==> flow/design.v <==
module floating_mult (
  input         s_axis_a_tvalid,
  input  [31:0] s_axis_a_tdata,
  input         s_axis_b_tvalid,
  input  [31:0] s_axis_b_tdata,
  output        m_axis_result_tvalid,
  output [31:0] m_axis_result_tdata
);
wire [31:0] a = s_axis_a_tdata;
wire [31:0] b = s_axis_b_tdata;
wire        sa = a[31];
wire        sb = b[31];
wire [7:0]  ea = a[30:23];
wire [7:0]  eb = b[30:23];
wire [22:0] fa = a[22:0];
wire [22:0] fb = b[22:0];
wire a_zero = (ea == 8'd0);
wire b_zero = (eb == 8'd0);
wire a_inf  = (ea == 8'hFF) && (fa == 23'd0);
wire b_inf  = (eb == 8'hFF) && (fb == 23'd0);
wire a_nan  = (ea == 8'hFF) && (fa != 23'd0);
wire b_nan  = (eb == 8'hFF) && (fb != 23'd0);
wire        s = sa ^ sb;
wire [47:0] p = {1'b1, fa} * {1'b1, fb};
wire signed [10:0] e0 = $signed({3'b000, ea}) + $signed({3'b000, eb}) - 11'sd127;
reg  [22:0] m;
reg         g;
reg         st;
reg  signed [10:0] e1;
always @(*) begin
  if (p[47]) begin
    m  = p[46:24];
    g  = p[23];
    st = |p[22:0];
    e1 = e0 + 11'sd1;
  end else begin
    m  = p[45:23];
    g  = p[22];
    st = |p[21:0];
    e1 = e0;
  end
end
wire        rnd = g & (st | m[0]);
wire [23:0] mr  = {1'b0, m} + {23'd0, rnd};
wire signed [10:0] e2 = mr[23] ? e1 + 11'sd1 : e1;
wire [22:0] mf  = mr[22:0];
reg [31:0] r;
always @(*) begin
  if (a_nan || b_nan || (a_inf && b_zero) || (b_inf && a_zero))
    r = 32'h7FC00000;
  else if (a_inf || b_inf)
    r = {s, 8'hFF, 23'd0};
  else if (a_zero || b_zero)
    r = {s, 31'd0};
  else if (e2 >= 11'sd255)
    r = {s, 8'hFF, 23'd0};
  else if (e2 <= 11'sd0)
    r = {s, 31'd0};
  else
    r = {s, e2[7:0], mf};
end
assign m_axis_result_tdata  = r;
assign m_axis_result_tvalid = 1'b1;
endmodule
module floating_adder (
  input         s_axis_a_tvalid,
  input  [31:0] s_axis_a_tdata,
  input         s_axis_a_tlast,
  input         s_axis_b_tvalid,
  input  [31:0] s_axis_b_tdata,
  output        m_axis_result_tvalid,
  output [31:0] m_axis_result_tdata,
  output        m_axis_result_tlast
);
wire [31:0] a = s_axis_a_tdata;
wire [31:0] b = s_axis_b_tdata;
wire a_zero = (a[30:23] == 8'd0);
wire b_zero = (b[30:23] == 8'd0);
wire a_inf  = (a[30:23] == 8'hFF) && (a[22:0] == 23'd0);
wire b_inf  = (b[30:23] == 8'hFF) && (b[22:0] == 23'd0);
wire a_nan  = (a[30:23] == 8'hFF) && (a[22:0] != 23'd0);
wire b_nan  = (b[30:23] == 8'hFF) && (b[22:0] != 23'd0);
wire        swap = (b[30:0] > a[30:0]);
wire [31:0] x = swap ? b : a;
wire [31:0] y = swap ? a : b;
wire        sx = x[31];
wire        sy = y[31];
wire [7:0]  ex = x[30:23];
wire [7:0]  ey = y[30:23];
wire [7:0]  d  = ex - ey;
wire        sub = sx ^ sy;
wire [26:0] mx = {1'b1, x[22:0], 3'b000};
wire [26:0] my = {1'b1, y[22:0], 3'b000};
wire        far    = (d >= 8'd27);
wire [26:0] my_sh  = far ? 27'd0 : (my >> d[4:0]);
wire [26:0] lost   = far ? my : (my & ~(27'h7FFFFFF << d[4:0]));
wire        sticky = |lost;
wire [26:0] my_al = {my_sh[26:1], my_sh[0] | sticky};
wire [27:0] s0 = sub ? ({1'b0, mx} - {1'b0, my_al}) : ({1'b0, mx} + {1'b0, my_al});
reg  [4:0]  lz;
always @(*) begin
  casez (s0[26:0])
    27'b1??????????????????????????: lz = 5'd0;
    27'b01?????????????????????????: lz = 5'd1;
    27'b001????????????????????????: lz = 5'd2;
    27'b0001???????????????????????: lz = 5'd3;
    27'b00001??????????????????????: lz = 5'd4;
    27'b000001?????????????????????: lz = 5'd5;
    27'b0000001????????????????????: lz = 5'd6;
    27'b00000001???????????????????: lz = 5'd7;
    27'b000000001??????????????????: lz = 5'd8;
    27'b0000000001?????????????????: lz = 5'd9;
    27'b00000000001????????????????: lz = 5'd10;
    27'b000000000001???????????????: lz = 5'd11;
    27'b0000000000001??????????????: lz = 5'd12;
    27'b00000000000001?????????????: lz = 5'd13;
    27'b000000000000001????????????: lz = 5'd14;
    27'b0000000000000001???????????: lz = 5'd15;
    27'b00000000000000001??????????: lz = 5'd16;
    27'b000000000000000001?????????: lz = 5'd17;
    27'b0000000000000000001????????: lz = 5'd18;
    27'b00000000000000000001???????: lz = 5'd19;
    27'b000000000000000000001??????: lz = 5'd20;
    27'b0000000000000000000001?????: lz = 5'd21;
    27'b00000000000000000000001????: lz = 5'd22;
    27'b000000000000000000000001???: lz = 5'd23;
    27'b0000000000000000000000001??: lz = 5'd24;
    27'b00000000000000000000000001?: lz = 5'd25;
    27'b000000000000000000000000001: lz = 5'd26;
    default:                          lz = 5'd27;
  endcase
end
wire [26:0] n  = s0[27] ? {s0[27:2], s0[1] | s0[0]} : (s0[26:0] << lz);
wire signed [9:0] en = s0[27] ? $signed({2'b00, ex}) + 10'sd1
                              : $signed({2'b00, ex}) - $signed({5'd0, lz});
wire        g   = n[2];
wire        st  = n[1] | n[0];
wire [22:0] m   = n[25:3];
wire        rnd = g & (st | m[0]);
wire [23:0] mr  = {1'b0, m} + {23'd0, rnd};
wire signed [9:0] e2 = mr[23] ? en + 10'sd1 : en;
reg [31:0] r;
always @(*) begin
  if (a_nan || b_nan || (a_inf && b_inf && (a[31] != b[31])))
    r = 32'h7FC00000;
  else if (a_inf)
    r = a;
  else if (b_inf)
    r = b;
  else if (a_zero && b_zero)
    r = {a[31] & b[31], 31'd0};
  else if (b_zero)
    r = a;
  else if (a_zero)
    r = b;
  else if (s0 == 28'd0)
    r = 32'd0;
  else if (e2 >= 10'sd255)
    r = {sx, 8'hFF, 23'd0};
  else if (e2 <= 10'sd0)
    r = {sx, 31'd0};
  else
    r = {sx, e2[7:0], mr[22:0]};
end
assign m_axis_result_tdata  = r;
assign m_axis_result_tvalid = 1'b1;
assign m_axis_result_tlast  = 1'b0;
endmodule
module conv_kernel(
	clk,
	rst_n,
	clear,
	i_pixel,
	i_weight,
	o_pixel
);
parameter	WIDTH	=	32;
input					clk;
input					rst_n;
input					clear;
input	[WIDTH-1:0]		i_pixel;
input	[WIDTH-1:0]		i_weight;
output	[WIDTH-1:0]		o_pixel;
reg		[WIDTH-1:0]		o_pixel;
reg		[WIDTH-1:0]		mult_a;
reg		[WIDTH-1:0]		mult_b;
wire	[WIDTH-1:0]		product;
reg		[WIDTH-1:0]		add_a;
reg		[WIDTH-1:0]		add_b;
wire	[WIDTH-1:0]		sum;
always @(posedge clk, negedge rst_n)	begin
	if(!rst_n) begin
		mult_a		<=	32'b0;
		mult_b		<=	32'b0;
	end
	else begin
		mult_a		<=	i_pixel;
		mult_b		<=	i_weight;
	end
end
always @(posedge clk, negedge rst_n)	begin
	if(!rst_n) begin
		add_a		<=	32'b0;
		add_b		<=	32'b0;
	end
	else if (clear) begin
		add_a		<=	32'b0;
		add_b		<=	32'b0;
	end			
	else begin
		add_a		<=	product;
		add_b		<=	sum;
	end
end
always @(posedge clk, negedge rst_n)	begin
	if(!rst_n) begin
		o_pixel		<=	32'b0;
	end
	else if (clear) begin
		o_pixel		<=	32'b0;
	end
	else begin
		o_pixel		<=	sum;
	end
end
floating_adder U_floating_adder (
  .s_axis_a_tvalid(),             
  .s_axis_a_tdata(add_a),               
  .s_axis_a_tlast(),               
  .s_axis_b_tvalid(),             
  .s_axis_b_tdata(add_b),               
  .m_axis_result_tvalid(),   
  .m_axis_result_tdata(sum),     
  .m_axis_result_tlast()     
);
floating_mult U_floating_mult (
  .s_axis_a_tvalid(),             
  .s_axis_a_tdata(mult_a),               
  .s_axis_b_tvalid(),             
  .s_axis_b_tdata(mult_b),               
  .m_axis_result_tvalid(),   
  .m_axis_result_tdata(product)     
);
endmodule
==> Reports on conv_kernel <==
What the tools print for conv_kernel, step after step.
Lines are those of the file above, counted from 1.
Operators carry their Yosys type and port widths (W data, S select, Z words).
Library cell names are shortened.
{ "design": {"top_module": "conv_kernel", "clock": "clk", "cell_library": "sky130hd", "pvt_corner": "tt_025C_1v80"} }

==> Elaborated design <==
Counts by Yosys on the flattened word-level netlist (proc, flatten, opt, wreduce; memories kept). Register bits leave out memories and registers merged into their read ports (data or address). Print and check cells are left out. Cells with the same type and inputs are merged into one.
{ "word_totals": {"wordCells": 138, "out_inout_bits": 32, "reg_bits": 128, "input_bits": 67} }
{ "op_classes": {"addsub": 12, "eq_ne": 33, "n_mul": 1, "logic": 12, "reduce_logical": 37, "mux": 30, "n_shift": 3, "cmp": 6} }
{ "op_table": {"columns": ["op", "n"], "rows": [
  ["$mul A24 B24 Y48", 1],
  ["$mux W32", 12],
  ["$mux W31", 6],
  ["$pmux W5 S27", 1],
  ["$logic_not A23 Y1", 4],
  ["$reduce_bool A23 Y1", 4],
  ["$mux W27", 2],
  ["$add A23 B1 Y24", 2],
  ["$eq A8 B8 Y1 const B", 4],
  ["$logic_not A8 Y1", 4],
  ["$gt A31 B31 Y1", 1],
  ["$add A27 B27 Y28", 1],
  ["$sub A27 B27 Y28", 1],
  ["$logic_not A28 Y1", 1],
  ["$mux W28", 1],
  ["$eq A27 B1 Y1 const B", 1],
  ["$and A27 B27 Y27", 1],
  ["$shl A27 B5 Y26", 1],
  ["$shr A27 B5 Y27", 1],
  ["$shl A27 B5 Y27 const A", 1],
  ["$not A27 Y27", 1],
  ["$reduce_or A27 Y1", 1],
  ["$eq A26 B1 Y1 const B", 1],
  ["$mux W26", 1],
  ["$eq A25 B1 Y1 const B", 1],
  ["$eq A24 B1 Y1 const B", 1],
  ["$eq A23 B1 Y1 const B", 1],
  ["$reduce_or A23 Y1", 1]
]} }
Not listed: further kinds 47, cells in them 76.

==> Logic depth <==
Depth = most cells in a row (Yosys ltp): at word level without a register or memory, in the mapped netlist without a sequential cell, where the memories' decode and read muxes count.
{ "depth": {"word_depth": 31, "ABC_AREA": 1, "mapped_depth": 88, "ltp_nobuf": 83} }

==> Netlist <==
Source: synth_stat.txt of the flow (Yosys; design flattened, memories mapped). It holds for the ABC_AREA given above (unset counts as 0); a run with the other value may have another netlist.
{ "by_type": {"columns": ["cell", "n", "area_total_um2"], "rows": [
  ["fa_1", 485, 9.71E+03],
  ["nand2_1", 1538, 5.77E+03],
  ["inv_1", 1145, 4.3E+03],
  ["ha_1", 273, 3.42E+03],
  ["dfrtp_1", 128, 3.2E+03],
  ["nand3_1", 376, 1.88E+03],
  ["nor2_1", 252, 945.907],
  ["o21ai_0", 172, 860.826],
  ["a21oi_1", 170, 850.816],
  ["xor2_1", 80, 700.672],
  ["clkbuf_1", 139, 521.75],
  ["nand4_1", 63, 394.128],
  ["nor3_1", 57, 285.274],
  ["xnor2_1", 28, 245.235],
  ["nor4_1", 38, 237.728],
  ["nand2_2", 37, 231.472],
  ["nand3_2", 22, 220.211],
  ["buf_6", 17, 191.434]
]} }
Not listed: further types 55, cells in them 299.
{ "mapped": {"cell_count": 5319, "seq_area_mm2": 0.0032031, "n_buf": 202, "area_mm2": 0.0362423, "flip_flops": 128} }

==> Timing after synthesis <==
Source: OpenSTA report_checks on the synthesized netlist (no wires, ideal clock, input and output delay 20% of the period each), path of least setup slack; recovery checks are left aside. Register names are those of the netlist, which keeps one name where synthesis merged equal registers.
{ "synth_path": {"path_type": "reg-to-reg", "startpoint": "register add_a[26]", "endpoint": "register add_b[12]", "slack_ps": 2021, "delay_ps": 9979, "driving_pins": 81, "t_required_ps": 11884, "period_ps": 12000, "n_path_buf": 7, "arrival_ps": 9863, "launch_ps": 0, "setup_ps": 116, "period_less_setup_slack_ps": 9979} }
"delay_ps" is the arrival time less input delay plus setup time.
"driving_pins" counts driving pins, that of a launching flip-flop among them; a cell with two outputs on the path counts twice.
"period_less_setup_slack_ps" = period - worst setup slack (recovery checks aside). The figure is calculated, with input and output delays left at 20% of the set period.
Between the ends stands the longest chain of elaborated cells between them, by number of cells; it is not shown to be the way that was timed. Of several equally long chains one is given.
A line is the first line of the expression or statement that the cell stems from. Yosys adds cells for indexed reads and writes and turns some case tables into memories.
A register here has more assigning lines than the two given.
{ "synth_via": {"cell_sequence": "dfrtp_1 -> inv_1 -> ha_1 -> buf_2 -> nand2_1 -> inv_2 -> nand2_1 -> nand2_1 -> nand2_1 -> nand3_1 -> nor2_1 -> nand2_4 -> nand3_1 -> nand3_2 -> ha_1 -> inv_1 -> nand2_2 -> nand2_1 -> (+45 left out) -> nor2_1 -> nor2_1 -> nor2_1 -> o41ai_1 -> xor2_1 -> nor3_1 -> nand2_1 -> o21ai_4 -> inv_2 -> nor2_4 -> nand3_4 -> nand2_4 -> inv_4 -> nand3_4 -> buf_8 -> o21ai_2 -> nand2_1 -> nand2_1", "elab_chain_cells": 31, "cells_between": 81, "classes_between": "add/sub (7); compare (4); eq/ne (29); shift (3); mux (19); logic (8); reduce/logical (11)"} }
{ "synth_rtl": {"columns": ["element", "line_no", "text"], "rows": [
  ["start: declaration", 188, "reg [WIDTH-1:0] add_a;"],
  ["start: assignment", 203, "add_a <= 32'b0;"],
  ["start: assignment", 211, null],
  ["$gt A31 B31 Y1", 83, "wire        swap = (b[30:0] > a[30:0]);"],
  ["$mux W32", 84, "wire [31:0] x = swap ? b : a;"],
  ["$sub A8 B8 Y8", 90, "wire [7:0]  d  = ex - ey;"],
  ["$shl A27 B5 Y27", 96, "wire [26:0] lost   = far ? my : (my & ~(27'h7FFFFFF << d[4:0]));"],
  ["$not A27 Y27", 96, null],
  ["$and A27 B27 Y27", 96, null],
  ["$mux W27", 96, null],
  ["(+17 left out)", null, null],
  ["$mux W32", 154, "else if (a_zero)"],
  ["$mux W32", 152, "else if (b_zero)"],
  ["$mux W32", 150, "else if (a_zero && b_zero)"],
  ["$mux W32", 148, "else if (b_inf)"],
  ["$mux W32", 146, "else if (a_inf)"],
  ["$mux W32", 144, "if (a_nan || b_nan || (a_inf && b_inf && (a[31] != b[31])))"],
  ["$mux W32", 206, "else if (clear) begin"],
  ["end: assignment", 204, "add_b <= 32'b0;"],
  ["end: assignment", 212, "add_b <= sum;"],
  ["end: declaration", 189, "reg [WIDTH-1:0] add_b;"]
]} }

==> Worst path after layout <==
Path of least setup slack in the final report of flow run B (OpenROAD, finished layout, wires in). Where an end is a register, its clock arrival counts in the times.
The path's times are printed in steps of 10 ps; the period is the one set.
{ "layout_path": {"path_type": "reg-to-reg", "startpoint": "register add_a[14]", "endpoint": "register add_b[27]", "setup_ps": 120, "slack_ps": 840, "period_ps": 12000, "arrival_ps": 11520, "n_path_buf": 2, "launch_ps": 480, "driving_pins": 72, "t_required_ps": 12360} }
Between the ends stands the longest chain of elaborated cells between them, by number of cells; it is not shown to be the way that was timed. Of several equally long chains one is given.
A register here has more assigning lines than the two given.
{ "layout_via": {"cell_sequence": "dfrtp_1 -> inv_1 -> ha_1 -> nand2_1 -> nor2_1 -> inv_1 -> nor2_4 -> nand2_1 -> nand2_1 -> nand2_1 -> nand2_4 -> nand2_8 -> nand2_2 -> nand3_2 -> ha_4 -> inv_1 -> nand2_2 -> nand2_1 -> (+36 left out) -> nor2_1 -> o41ai_2 -> xor2_1 -> buf_4 -> nor3_2 -> xor2_1 -> inv_1 -> nand4_1 -> nand2_1 -> nand2_1 -> nor2_2 -> nand3_4 -> nand2_4 -> nor2_1 -> o21ai_1 -> nand2_1 -> nand2_1 -> nand2_1", "elab_chain_cells": 31, "cells_between": 80, "classes_between": "add/sub (7); compare (4); eq/ne (28); shift (3); mux (19); logic (8); reduce/logical (11)"} }
{ "layout_rtl": {"columns": ["element", "line_no", "text"], "rows": [
  ["start: declaration", 188, "reg [WIDTH-1:0] add_a;"],
  ["start: assignment", 203, "add_a <= 32'b0;"],
  ["start: assignment", 211, null],
  ["$gt A31 B31 Y1", 83, "wire        swap = (b[30:0] > a[30:0]);"],
  ["$mux W32", 84, "wire [31:0] x = swap ? b : a;"],
  ["$sub A8 B8 Y8", 90, "wire [7:0]  d  = ex - ey;"],
  ["$shl A27 B5 Y27", 96, "wire [26:0] lost   = far ? my : (my & ~(27'h7FFFFFF << d[4:0]));"],
  ["$not A27 Y27", 96, null],
  ["$and A27 B27 Y27", 96, null],
  ["$mux W27", 96, null],
  ["(+17 left out)", null, null],
  ["$mux W32", 154, "else if (a_zero)"],
  ["$mux W32", 152, "else if (b_zero)"],
  ["$mux W32", 150, "else if (a_zero && b_zero)"],
  ["$mux W32", 148, "else if (b_inf)"],
  ["$mux W32", 146, "else if (a_inf)"],
  ["$mux W32", 144, "if (a_nan || b_nan || (a_inf && b_inf && (a[31] != b[31])))"],
  ["$mux W32", 206, "else if (clear) begin"],
  ["end: assignment", 204, "add_b <= 32'b0;"],
  ["end: assignment", 212, "add_b <= sum;"],
  ["end: declaration", 189, "reg [WIDTH-1:0] add_b;"]
]} }

Ticket comment

6 stored runs of conv_kernel in the flow (synthesis by Yosys, layout by OpenROAD, sky130hd cells), in arbitrary order. Constraints: input delay and output delay 20% of the set period each, output load 0.01 pF.
"period_less_ws_ps": clock period set for the run, less the worst setup slack. It is reckoned from that one timing run; input and output delays stay at 20% of the period that was set.
"worst_path_allowed_less_slack_ps": the worst setup path's part of the clock period (all of it between registers, 20% less for each end at a port) less its slack. A launch clock that arrives late makes it longer, a capture clock that arrives late makes it shorter.
"worst_path_allowed_less_slack_ps" is known to 10 ps.
[
  {
    "run": "flow run A",
    "settings": { "CAP_MARGIN": 30, "CELL_PAD_IN_SITES_DETAIL_PLACEMENT": 0, "CELL_PAD_IN_SITES_GLOBAL_PLACEMENT": 0, "CORE_ASPECT_RATIO": 1.37, "CORE_MARGIN": 5, "CORE_UTILIZATION": 27, "CTS_CLUSTER_DIAMETER": 198, "CTS_CLUSTER_SIZE": 90, "GPL_ROUTABILITY_DRIVEN": 0, "GPL_TIMING_DRIVEN": 0, "MAX_ROUTING_LAYER": "met4", "MIN_ROUTING_LAYER": "met2", "PLACE_DENSITY_LB_ADDON": 0.22, "SLEW_MARGIN": 35, "TNS_END_PERCENT": 55, "period_ns": 9.21 },
    "outcome": "not finished: routing ended with error GRT-0232"
  },
  {
    "run": "flow run B",
    "settings": { "ABC_AREA": 1, "CELL_PAD_IN_SITES_DETAIL_PLACEMENT": 1, "CELL_PAD_IN_SITES_GLOBAL_PLACEMENT": 1, "CTS_CLUSTER_SIZE": 30, "MAX_ROUTING_LAYER": "met4", "PLACE_DENSITY_LB_ADDON": 0.24, "TNS_END_PERCENT": 95, "period_ns": 12.0, "CAP_MARGIN": 20, "CORE_MARGIN": 2, "CORE_UTILIZATION": 40, "SLEW_MARGIN": 20 },
    "results": { "synth_area_mm2": 0.0362423, "die_area_mm2": 0.0930281, "final_stdcell_area_mm2": 0.0397369, "utilization_frac": 0.442, "ws_setup_ps": 842, "tns_ps": 0, "ws_hold_ps": 629, "period_less_ws_ps": 11158, "worst_path_allowed_less_slack_ps": 11160, "timing.worst_path_kind": "reg-to-reg" }
  },
  {
    "run": "flow run C",
    "settings": { "ABC_AREA": 1, "CELL_PAD_IN_SITES_DETAIL_PLACEMENT": 1, "CELL_PAD_IN_SITES_GLOBAL_PLACEMENT": 3, "CTS_CLUSTER_SIZE": 30, "GPL_ROUTABILITY_DRIVEN": 0, "MAX_ROUTING_LAYER": "met4", "PLACE_DENSITY_LB_ADDON": 0.24, "SETUP_SLACK_MARGIN": 0.69, "TNS_END_PERCENT": 95, "period_ns": 12.0, "CAP_MARGIN": 20, "CORE_MARGIN": 2, "CORE_UTILIZATION": 40, "SLEW_MARGIN": 20 },
    "results": { "synth_area_mm2": 0.0362423, "die_area_mm2": 0.0930281, "final_stdcell_area_mm2": 0.0408116, "utilization_frac": 0.454, "ws_setup_ps": 1262, "tns_ps": 0, "ws_hold_ps": 627, "period_less_ws_ps": 10738, "worst_path_allowed_less_slack_ps": 10740, "timing.worst_path_kind": "reg-to-reg" }
  },
  {
    "run": "flow run D",
    "settings": { "CELL_PAD_IN_SITES_GLOBAL_PLACEMENT": 2, "CORE_MARGIN": 7, "CORE_UTILIZATION": 68, "CTS_CLUSTER_SIZE": 80, "GPL_ROUTABILITY_DRIVEN": 1, "GPL_TIMING_DRIVEN": 1, "MAX_ROUTING_LAYER": "met5", "PLACE_DENSITY": 0.37, "SETUP_SLACK_MARGIN": 0.59, "period_ns": 10.4, "CAP_MARGIN": 20, "SLEW_MARGIN": 20 },
    "outcome": "not finished: placement ended with error GPL-0301"
  },
  {
    "run": "flow run E",
    "settings": { "CAP_MARGIN": 10, "CELL_PAD_IN_SITES_DETAIL_PLACEMENT": 0, "CELL_PAD_IN_SITES_GLOBAL_PLACEMENT": 0, "CORE_ASPECT_RATIO": 1.37, "CORE_MARGIN": 5, "CORE_UTILIZATION": 27, "CTS_CLUSTER_DIAMETER": 198, "GPL_ROUTABILITY_DRIVEN": 0, "GPL_TIMING_DRIVEN": 0, "MAX_ROUTING_LAYER": "met4", "PLACE_DENSITY_LB_ADDON": 0.22, "SLEW_MARGIN": 40, "TNS_END_PERCENT": 40, "period_ns": 9.21 },
    "results": { "synth_area_mm2": 0.0361847, "die_area_mm2": 0.141529, "final_stdcell_area_mm2": 0.0438733, "utilization_frac": 0.329, "ws_setup_ps": -2771, "tns_ps": -117183, "ws_hold_ps": 594, "period_less_ws_ps": 11981, "worst_path_allowed_less_slack_ps": 11980, "timing.worst_path_kind": "reg-to-reg" }
  },
  {
    "run": "flow run F",
    "settings": { "CELL_PAD_IN_SITES_DETAIL_PLACEMENT": 1, "CELL_PAD_IN_SITES_GLOBAL_PLACEMENT": 1, "CORE_MARGIN": 5, "CORE_UTILIZATION": 27, "CTS_CLUSTER_DIAMETER": 278, "GPL_ROUTABILITY_DRIVEN": 0, "GPL_TIMING_DRIVEN": 0, "MAX_ROUTING_LAYER": "met4", "SLEW_MARGIN": 40, "TNS_END_PERCENT": 40, "period_ns": 9.21, "CAP_MARGIN": 20 },
    "results": { "synth_area_mm2": 0.0361847, "die_area_mm2": 0.14144, "final_stdcell_area_mm2": 0.0440998, "utilization_frac": 0.331, "ws_setup_ps": -2741, "tns_ps": -120274, "ws_hold_ps": 623, "period_less_ws_ps": 11951, "worst_path_allowed_less_slack_ps": 11950, "timing.worst_path_kind": "reg-to-reg" }
  }
]
